==> flow/design.v <==
module vedic_2x2 (
    input  [1:0] a,
    input  [1:0] b,
    output [3:0] product
);
    wire [3:0] partial;
    wire c1, c2;
    assign partial[0] = a[0] & b[0];
    assign partial[1] = a[1] & b[0];
    assign partial[2] = a[0] & b[1];
    assign partial[3] = a[1] & b[1];
    assign product[0] = partial[0];
    assign {c1, product[1]} = partial[1] + partial[2];
    assign {c2, product[2]} = partial[3] + c1;
    assign product[3] = c2;
endmodule
module vedic_mult #(
    parameter WIDTH = 8
)(
    input  [WIDTH-1:0] a,
    input  [WIDTH-1:0] b,
    output [2*WIDTH-1:0] product
);
    generate
        if (WIDTH == 2) begin : base_case
            vedic_2x2 v2x2 (
                .a(a),
                .b(b),
                .product(product)
            );
        end else begin : recursive_case
            localparam HALF_WIDTH = WIDTH / 2;
            wire [WIDTH-1:0] q0, q1, q2, q3;
            wire [2*WIDTH-1:0] aligned_q0, aligned_q1, aligned_q2, aligned_q3;
            wire [2*WIDTH-1:0] temp1, temp2;
            vedic_mult #(HALF_WIDTH) m0 (
                .a(a[HALF_WIDTH-1:0]),
                .b(b[HALF_WIDTH-1:0]),
                .product(q0)
            );
            vedic_mult #(HALF_WIDTH) m1 (
                .a(a[WIDTH-1:HALF_WIDTH]),
                .b(b[HALF_WIDTH-1:0]),
                .product(q1)
            );
            vedic_mult #(HALF_WIDTH) m2 (
                .a(a[HALF_WIDTH-1:0]),
                .b(b[WIDTH-1:HALF_WIDTH]),
                .product(q2)
            );
            vedic_mult #(HALF_WIDTH) m3 (
                .a(a[WIDTH-1:HALF_WIDTH]),
                .b(b[WIDTH-1:HALF_WIDTH]),
                .product(q3)
            );
            assign aligned_q0 = {{WIDTH{1'b0}}, q0};
            assign aligned_q1 = {{HALF_WIDTH{1'b0}}, q1, {HALF_WIDTH{1'b0}}};
            assign aligned_q2 = {{HALF_WIDTH{1'b0}}, q2, {HALF_WIDTH{1'b0}}};
            assign aligned_q3 = {q3, {WIDTH{1'b0}}};
            assign temp1 = aligned_q0 + aligned_q1;
            assign temp2 = temp1 + aligned_q2;
            assign product = temp2 + aligned_q3;
        end
    endgenerate
endmodule
module sigmoid_activation #(
    parameter WIDTH = 16,
    parameter FRAC_BITS = 11
)(
    input  signed [WIDTH-1:0] x,
    output [WIDTH-1:0] y
);
    localparam signed [WIDTH-1:0] NEG_THRESHOLD = -(4 << FRAC_BITS);
    localparam signed [WIDTH-1:0] POS_THRESHOLD = (4 << FRAC_BITS);
    localparam [WIDTH-1:0] ZERO_VAL = {WIDTH{1'b0}};
    localparam [WIDTH-1:0] HALF_VAL = (1 << (WIDTH-1));
    localparam [WIDTH-1:0] ONE_VAL  = {WIDTH{1'b1}};
    reg [WIDTH-1:0] y_reg;
    always @(*) begin
        if ($signed(x) < NEG_THRESHOLD)
            y_reg = ZERO_VAL;
        else if ($signed(x) > POS_THRESHOLD)
            y_reg = ONE_VAL;
        else
            y_reg = HALF_VAL + {{3{x[WIDTH-1]}}, x[WIDTH-1:3]};
    end
    assign y = y_reg;
endmodule
module mac_unit #(
    parameter DATA_WIDTH = 8,
    parameter ACCUM_WIDTH = 32,
    parameter OUTPUT_WIDTH = 16,
    parameter USE_SQRT_CSLA = 1,
    parameter ENABLE_ACTIVATION = 1,
    parameter FRAC_BITS = 11
)(
    input  clk,
    input  rst_n,
    input  enable,
    input  clear_acc,
    input  [DATA_WIDTH-1:0] input_data,
    input  [DATA_WIDTH-1:0] weight,
    output [OUTPUT_WIDTH-1:0] mac_out,
    output [OUTPUT_WIDTH-1:0] activated_out,
    output valid,
    output overflow
);
    localparam MULT_WIDTH = 2 * DATA_WIDTH;
    wire [MULT_WIDTH-1:0] mult_result;
    reg [ACCUM_WIDTH-1:0] accumulator;
    reg [ACCUM_WIDTH-1:0] next_acc;
    wire [ACCUM_WIDTH:0] acc_sum;
    reg overflow_reg;
    reg valid_reg;
    vedic_mult #(
        .WIDTH(DATA_WIDTH)
    ) multiplier (
        .a(input_data),
        .b(weight),
        .product(mult_result)
    );
    assign acc_sum = {1'b0, accumulator} + {{(ACCUM_WIDTH-MULT_WIDTH+1){1'b0}}, mult_result};
    always @(*) begin
        if (enable) begin
            if (clear_acc) begin
                next_acc = {{(ACCUM_WIDTH-MULT_WIDTH){1'b0}}, mult_result};
            end else begin
                next_acc = acc_sum[ACCUM_WIDTH-1:0];
            end
        end else if (clear_acc) begin
            next_acc = {ACCUM_WIDTH{1'b0}};
        end else begin
            next_acc = accumulator;
        end
    end
    always @(posedge clk or negedge rst_n) begin
        if (!rst_n)
            accumulator <= {ACCUM_WIDTH{1'b0}};
        else
            accumulator <= next_acc;
    end
    always @(posedge clk or negedge rst_n) begin
        if (!rst_n)
            overflow_reg <= 1'b0;
        else if (clear_acc)
            overflow_reg <= 1'b0;
        else if (enable && acc_sum[ACCUM_WIDTH])
            overflow_reg <= 1'b1;
    end
    assign overflow = overflow_reg;
    assign mac_out = accumulator[OUTPUT_WIDTH-1:0];
    generate
        if (ENABLE_ACTIVATION) begin : gen_activation
            sigmoid_activation #(
                .WIDTH(OUTPUT_WIDTH),
                .FRAC_BITS(FRAC_BITS)
            ) activation (
                .x(mac_out),
                .y(activated_out)
            );
        end else begin : no_activation
            assign activated_out = mac_out;
        end
    endgenerate
    always @(posedge clk or negedge rst_n) begin
        if (!rst_n)
            valid_reg <= 1'b0;
        else
            valid_reg <= enable;
    end
    assign valid = valid_reg;
endmodule
module mac_array #(
    parameter NUM_CHANNELS = 4,
    parameter DATA_WIDTH = 8,
    parameter ACCUM_WIDTH = 32,
    parameter OUTPUT_WIDTH = 16
)(
    input  clk,
    input  rst_n,
    input  [NUM_CHANNELS-1:0] enable,
    input  [NUM_CHANNELS-1:0] clear_acc,
    input  [DATA_WIDTH*NUM_CHANNELS-1:0] input_data,
    input  [DATA_WIDTH*NUM_CHANNELS-1:0] weight,
    output [OUTPUT_WIDTH*NUM_CHANNELS-1:0] mac_out,
    output [OUTPUT_WIDTH*NUM_CHANNELS-1:0] activated_out,
    output [NUM_CHANNELS-1:0] valid,
    output [NUM_CHANNELS-1:0] overflow
);
    genvar i;
    generate
        for (i = 0; i < NUM_CHANNELS; i = i + 1) begin : mac_channels
            mac_unit #(
                .DATA_WIDTH(DATA_WIDTH),
                .ACCUM_WIDTH(ACCUM_WIDTH),
                .OUTPUT_WIDTH(OUTPUT_WIDTH)
            ) mac_inst (
                .clk(clk),
                .rst_n(rst_n),
                .enable(enable[i]),
                .clear_acc(clear_acc[i]),
                .input_data(input_data[DATA_WIDTH*(i+1)-1:DATA_WIDTH*i]),
                .weight(weight[DATA_WIDTH*(i+1)-1:DATA_WIDTH*i]),
                .mac_out(mac_out[OUTPUT_WIDTH*(i+1)-1:OUTPUT_WIDTH*i]),
                .activated_out(activated_out[OUTPUT_WIDTH*(i+1)-1:OUTPUT_WIDTH*i]),
                .valid(valid[i]),
                .overflow(overflow[i])
            );
        end
    endgenerate
endmodule
==> reports on mac_array <==
* Reports on mac_array *
Each step is given for the RTL above and for the edited RTL.
"before" refers to lines of the RTL above, "after" to lines of the edited file.
"change" is "after" less "before", of the values as shown; "rel. change" is that difference over "before", in percent.
Cell names lack the library's common part.
The mark -- stands for no value.

set-up
  top module = mac_array
  clock input = clk
  cell library = sky130hd
  library corner = tt_025C_1v80

* Diff *
Unified diff, file above to edited file.
This change comes from a script, not from a designer. The edited design behaves differently; no optimisation was intended.

begin of diff
@@ -145,5 +145,5 @@
         else if (clear_acc)
             overflow_reg <= 1'b0;
-        else if (enable && acc_sum[ACCUM_WIDTH])
+        else 
             overflow_reg <= 1'b1;
     end
end of diff

* Elaborated design *
Source: Yosys, flattened and elaborated, memories not mapped. Widths are those after wreduce. Registers that Yosys merges into a memory's read port (data or address) are not register bits. Print and check cells do not count. Equal cells are merged and count once.

cells by class
  item                              before  after  change  rel. change (%)
  bitwise operators                 256     256    0       0.00
  muxes and demuxes                 28      24     -4      -14.29
  reductions and logical operators  12      4      -8      -66.67
  add/subtract/negate cells         196     196    0       0.00
  $lt $le $gt $ge                   8       8      0       0.00

operators by type and width
  operator                 before  after  change  rel. change (%)
  two-way mux 1 bit        8       4      -4      -50.00
  nonzero test 2 bit       8       4      -4      -50.00
  adder 32 x 16 -> 33 bit  4       0      -4      -100.00
  logical AND 1 bit        4       0      -4      -100.00
  adder 32 x 16 -> 32 bit  0       4      +4      --

Operator kinds equal on both sides are left out: 13.

bit counts
  item                   before  after  change  rel. change (%)
  bits in registers      136     136    0       0.00
  output and inout bits  136     136    0       0.00

* Depth *
Yosys ltp: most cells in a row. Word level: on the elaborated netlist, between registers, memories and ports. Mapped: between sequential cells and ports; inverters and the memories' decode and read muxes count.

depth
  item                           before  after  change  rel. change (%)
  depth after elaboration        13      12     -1      -7.69
  ABC_AREA                       0       0      --      --
  gate-level depth with buffers  31      31     0       0.00
  gate-level depth less buffers  30      31     +1      +3.33

* Mapped cells and area *
Yosys stat after the flow's synthesis: flattened, memories mapped to cells. It holds for the ABC_AREA given above (unset counts as 0); a run with the other value may have another netlist.

mapped netlist
  item                               before   after    change   rel. change (%)
  area of sequential cells (sq um)   3403.3   1801.7   -1601.6  -47.06
  mapped flip-flops                  136      72       -64      -47.06
  mapped cells                       2526     2022     -504     -19.95
  buffer cells                       123      48       -75      -60.98
  cell area after synthesis (sq um)  21316.7  16868.7  -4448.0  -20.87

cells by type
  cell       before  after  change  rel. change (%)
  nor2_1     111     45     -66     -59.46
  dfrtp_1    136     72     -64     -47.06
  buf_4      80      16     -64     -80.00
  a21oi_1    149     111    -38     -25.50
  xor2_1     101     66     -35     -34.65
  nand2_1    217     191    -26     -11.98
  nand3_1    38      21     -17     -44.74
  ha_1       364     348    -16     -4.40
  o21ai_0    94      78     -16     -17.02
  nand4_1    22      7      -15     -68.18
  and3_1     24      10     -14     -58.33
  a21o_1     75      65     -10     -13.33
  o31ai_1    15      5      -10     -66.67
  o2111ai_1  11      1      -10     -90.91
  o211ai_1   14      5      -9      -64.29
  or4_1      11      2      -9      -81.82
  and2_1     260     252    -8      -3.08
  xnor2_1    93      86     -7      -7.53

Cell types equal on both sides are left out: 4.
Not every row of either side is listed.
The figures by module come from a second, unflattened synthesis with its own total; it is not the netlist above.

second synthesis, totals
  item                                     before   after    change   rel. change (%)
  cell total of the unflattened synthesis  2320     1840     -480     -20.69
  area (unflattened synthesis) (sq um)     20184.4  16100.4  -4084.0  -20.23

Rows give one instance, submodules left out.

modules, before
  module                 area (sq um)  times used  cells
  mac_unit               2504.9        4           284
  vedic_mult #(WIDTH=4)  249.0         16          27
  vedic_2x2              50.0          64          6
  vedic_mult #(WIDTH=8)  564.3         4           66
  sigmoid_activation     180.2         4           26
  vedic_mult #(WIDTH=2)  0.0           64          0
  mac_array              0.0           1           0

modules, after
  module                 area (sq um)  times used  cells
  mac_unit               1483.9        4           164
  vedic_mult #(WIDTH=4)  249.0         16          27
  vedic_2x2              50.0          64          6
  vedic_mult #(WIDTH=8)  564.3         4           66
  sigmoid_activation     180.2         4           26
  vedic_mult #(WIDTH=2)  0.0           64          0
  mac_array              0.0           1           0

* Timing after synthesis *
Path of least setup slack by OpenSTA after synthesis, without wires, with an ideal clock, recovery checks aside; 20% of the period is set as input and as output delay. Where synthesis merged equal registers, the netlist keeps one of their names.

timing after synthesis
  item                                 before                                             after                                              change  rel. change (%)
  path kind                            in2reg                                             in2reg                                             --      --
  start point                          input input_data[17]                               input input_data[25]                               --      --
  end point                            register mac_channels[2].mac_inst.accumulator[28]  register mac_channels[3].mac_inst.accumulator[15]  --      --
  data arrival time (ps)               8242                                               7940                                               -302    -3.66
  period (ps)                          8500                                               8500                                               0       0.00
  buffers on the path                  1                                                  0                                                  -1      -100.00
  path delay (ps)                      6620                                               6341                                               -279    -4.21
  library setup time (ps)              78                                                 101                                                +23     --
  external input delay (ps)            1700                                               1700                                               0       0.00
  path slack (ps)                      180                                                460                                                +280    --
  launch time at the first pin (ps)    1700                                               1700                                               0       0.00
  stages on the path                   27                                                 30                                                 +3      +11.11
  period reached after synthesis (ps)  8320                                               8040                                               -280    -3.37

"path delay" = arrival - input delay + setup time.
"stages on the path" counts driving pins, that of a launching flip-flop among them; a cell with two outputs on the path counts twice.
"period reached after synthesis" = period - worst setup slack (recovery checks aside). The figure is calculated, with input and output delays left at 20% of the set period.
The rows between start and end are the longest chain of elaborated cells between them; the timing report does not say that the signal goes this way. Where chains are equally long, one stands for them.
A line is the first line of the expression or statement that the cell stems from. Yosys adds cells for indexed reads and writes and turns some case tables into memories.

on the way, after synthesis, before
  cells stage by stage = and2_1 -> ha_1 -> ha_1 -> ha_1 -> fa_1 -> xor2_1 -> fa_1 -> fa_1 -> a21o_1 -> a21oi_1 -> xor2_1 -> fa_1 -> inv_1 -> ha_1 -> nand3_1 -> nor2_1 -> a2111oi_0 -> o21ai_0 -> xor2_1 -> ha_1 -> clkbuf_1 -> nand2_1 -> nor4_1 -> o21a_1 -> nor3_1 -> or4_1 -> a21oi_1
  length of the longest elaborated chain = 12
  elaborated cells on any way between the ends = 28
  source lines of those cells = 10
  classes of those cells = add/sub: 18; mux: 2; logic: 8

RTL lines, path after synthesis, before
  item                     line  source
  start: declaration       183   input  [DATA_WIDTH*NUM_CHANNELS-1:0] input_data,
  bitwise AND 1 bit        9     assign partial[1] = a[1] & b[0];
  adder 1 x 1 -> 2 bit     13
  adder 1 x 1 -> 2 bit     14
  adder 4 x 6 -> 7 bit     60    assign temp1 = aligned_q0 + aligned_q1;
  adder 8 x 6 -> 8 bit     61    assign temp2 = temp1 + aligned_q2;
  adder 8 bit              62
  adder 8 x 12 -> 13 bit   60
  adder 13 x 12 -> 14 bit  61
  adder 14 x 16 -> 16 bit  62
  adder 32 x 16 -> 33 bit  122   assign acc_sum = {1'b0, accumulator} + {{(ACCUM_WIDTH-MULT_WIDTH+1){1'b0}}, mult_result};
  two-way mux 32 bit       125   if (clear_acc) begin
  two-way mux 32 bit       124   if (enable) begin
  end: assignment          138   accumulator <= {ACCUM_WIDTH{1'b0}};
  end: assignment          140   accumulator <= next_acc;
  end: declaration         110   reg [ACCUM_WIDTH-1:0] accumulator;

on the way, after synthesis, after
  cells stage by stage = and2_1 -> ha_1 -> ha_1 -> ha_1 -> fa_1 -> xor2_1 -> fa_1 -> ha_1 -> a21o_1 -> a21oi_1 -> xor2_1 -> fa_1 -> inv_1 -> ha_1 -> a21o_1 -> a21oi_1 -> o21ai_1 -> o21a_1 -> o21a_1 -> or3_1 -> and2_1 -> ha_1 -> a211oi_1 -> nand2_1 -> a31oi_1 -> o31ai_1 -> a41oi_1 -> xor2_1 -> nor2_1 -> o32ai_1
  length of the longest elaborated chain = 12
  elaborated cells on any way between the ends = 28
  source lines of those cells = 10
  classes of those cells = add/sub: 18; mux: 2; logic: 8

RTL lines, path after synthesis, after
  item                     line  source
  start: declaration       183   input  [DATA_WIDTH*NUM_CHANNELS-1:0] input_data,
  bitwise AND 1 bit        9     assign partial[1] = a[1] & b[0];
  adder 1 x 1 -> 2 bit     13
  adder 1 x 1 -> 2 bit     14
  adder 4 x 6 -> 7 bit     60    assign temp1 = aligned_q0 + aligned_q1;
  adder 8 x 6 -> 8 bit     61    assign temp2 = temp1 + aligned_q2;
  adder 8 bit              62
  adder 8 x 12 -> 13 bit   60
  adder 13 x 12 -> 14 bit  61
  adder 14 x 16 -> 16 bit  62
  adder 32 x 16 -> 32 bit  122   assign acc_sum = {1'b0, accumulator} + {{(ACCUM_WIDTH-MULT_WIDTH+1){1'b0}}, mult_result};
  two-way mux 32 bit       125   if (clear_acc) begin
  two-way mux 32 bit       124   if (enable) begin
  end: assignment          138   accumulator <= {ACCUM_WIDTH{1'b0}};
  end: assignment          140   accumulator <= next_acc;
  end: declaration         110   reg [ACCUM_WIDTH-1:0] accumulator;

* Timing after layout *
Path of least setup slack in the final report of each run of pair A (OpenROAD, finished layout, wires in). Where an end is a register, its clock arrival counts in the times.
The path's times are printed in steps of 10 ps; the period is the one set.

timing post-layout
  item                               before                                             after                                              change  rel. change (%)
  path kind                          in2reg                                             in2reg                                             --      --
  start point                        input input_data[25]                               input input_data[25]                               --      --
  end point                          register mac_channels[3].mac_inst.accumulator[22]  register mac_channels[3].mac_inst.accumulator[15]  --      --
  launch time at the first pin (ps)  1700                                               1700                                               0       0.00
  library setup time (ps)            110                                                140                                                +30     --
  period (ps)                        8500                                               8500                                               0       0.00
  data arrival time (ps)             8550                                               8420                                               -130    -1.52
  path slack (ps)                    270                                                300                                                +30     --
  external input delay (ps)          1700                                               1700                                               0       0.00
  buffers on the path                1                                                  2                                                  +1      +100.00
  stages on the path                 28                                                 31                                                 +3      +10.71

The rows between start and end are the longest chain of elaborated cells between them; the timing report does not say that the signal goes this way. Where chains are equally long, one stands for them.

on the way, post-layout, before
  cells stage by stage = clkdlybuf4s50_1 -> and2_1 -> ha_1 -> ha_1 -> ha_1 -> fa_1 -> xor2_2 -> fa_1 -> ha_1 -> a21o_1 -> a21oi_1 -> xor2_1 -> fa_1 -> inv_1 -> ha_1 -> a21o_1 -> a21oi_2 -> nor2b_1 -> or2_2 -> a211o_1 -> and2_1 -> ha_4 -> nand4_1 -> a21oi_1 -> a211o_1 -> nor3_4 -> nor4_1 -> mux2_2
  length of the longest elaborated chain = 12
  elaborated cells on any way between the ends = 28
  source lines of those cells = 10
  classes of those cells = add/sub: 18; mux: 2; logic: 8

RTL lines, path post-layout, before
  item                     line  source
  start: declaration       183   input  [DATA_WIDTH*NUM_CHANNELS-1:0] input_data,
  bitwise AND 1 bit        9     assign partial[1] = a[1] & b[0];
  adder 1 x 1 -> 2 bit     13
  adder 1 x 1 -> 2 bit     14
  adder 4 x 6 -> 7 bit     60    assign temp1 = aligned_q0 + aligned_q1;
  adder 8 x 6 -> 8 bit     61    assign temp2 = temp1 + aligned_q2;
  adder 8 bit              62
  adder 8 x 12 -> 13 bit   60
  adder 13 x 12 -> 14 bit  61
  adder 14 x 16 -> 16 bit  62
  adder 32 x 16 -> 33 bit  122   assign acc_sum = {1'b0, accumulator} + {{(ACCUM_WIDTH-MULT_WIDTH+1){1'b0}}, mult_result};
  two-way mux 32 bit       125   if (clear_acc) begin
  two-way mux 32 bit       124   if (enable) begin
  end: assignment          138   accumulator <= {ACCUM_WIDTH{1'b0}};
  end: assignment          140   accumulator <= next_acc;
  end: declaration         110   reg [ACCUM_WIDTH-1:0] accumulator;

on the way, post-layout, after
  cells stage by stage = clkdlybuf4s50_1 -> and2_1 -> ha_1 -> ha_1 -> ha_2 -> fa_2 -> xor2_2 -> fa_1 -> ha_1 -> a21o_1 -> a21oi_2 -> xor2_1 -> fa_1 -> inv_1 -> ha_1 -> a21o_1 -> a21oi_2 -> o21ai_2 -> o21a_1 -> o21a_1 -> or3_1 -> and2_1 -> ha_4 -> buf_4 -> o21a_1 -> nor2_1 -> o31ai_2 -> a41oi_2 -> and3_1 -> a211oi_1 -> o32ai_2
  length of the longest elaborated chain = 12
  elaborated cells on any way between the ends = 28
  source lines of those cells = 10
  classes of those cells = add/sub: 18; mux: 2; logic: 8

RTL lines, path post-layout, after
  item                     line  source
  start: declaration       183   input  [DATA_WIDTH*NUM_CHANNELS-1:0] input_data,
  bitwise AND 1 bit        9     assign partial[1] = a[1] & b[0];
  adder 1 x 1 -> 2 bit     13
  adder 1 x 1 -> 2 bit     14
  adder 4 x 6 -> 7 bit     60    assign temp1 = aligned_q0 + aligned_q1;
  adder 8 x 6 -> 8 bit     61    assign temp2 = temp1 + aligned_q2;
  adder 8 bit              62
  adder 8 x 12 -> 13 bit   60
  adder 13 x 12 -> 14 bit  61
  adder 14 x 16 -> 16 bit  62
  adder 32 x 16 -> 32 bit  122   assign acc_sum = {1'b0, accumulator} + {{(ACCUM_WIDTH-MULT_WIDTH+1){1'b0}}, mult_result};
  two-way mux 32 bit       125   if (clear_acc) begin
  two-way mux 32 bit       124   if (enable) begin
  end: assignment          138   accumulator <= {ACCUM_WIDTH{1'b0}};
  end: assignment          140   accumulator <= next_acc;
  end: declaration         110   reg [ACCUM_WIDTH-1:0] accumulator;

* Flow runs *
Runs of the flow (Yosys, OpenROAD) on both versions; the two runs of a pair have the same settings. The constraints put input and output delay at 20% of the set period each and load the outputs with 0.01 pF.

flow settings, pair A
  period_ns = 8.5
  CAP_MARGIN = 20
  CORE_MARGIN = 2
  CORE_UTILIZATION = 40
  SLEW_MARGIN = 20

measured results, pair A
  item                                            before    after    change     rel. change (%)
  lowest setup slack (ps)                         274       299      +25        --
  area of the die (sq um)                         55154.5   43829.5  -11325.0   -20.53
  power consumption (W)                           0.008861  0.0074   -0.001461  -16.49
  worst hold slack in the final report (ps)       502       637      +135       --
  standard-cell area of the final layout (sq um)  25849.8   20910.1  -4939.7    -19.11
  clock period reached (ps)                       8226      8201     -25        -0.30
  total negative setup slack (ps)                 0         0        0          --
  chip area in the Yosys report (sq um)           21316.7   16868.7  -4448.0    -20.87

"clock period reached" = clock period - worst setup slack. The figure is calculated, with input and output delays left at 20% of the set period.
"power consumption" rests on the timing tool's default activity at the inputs, not on a simulated workload.
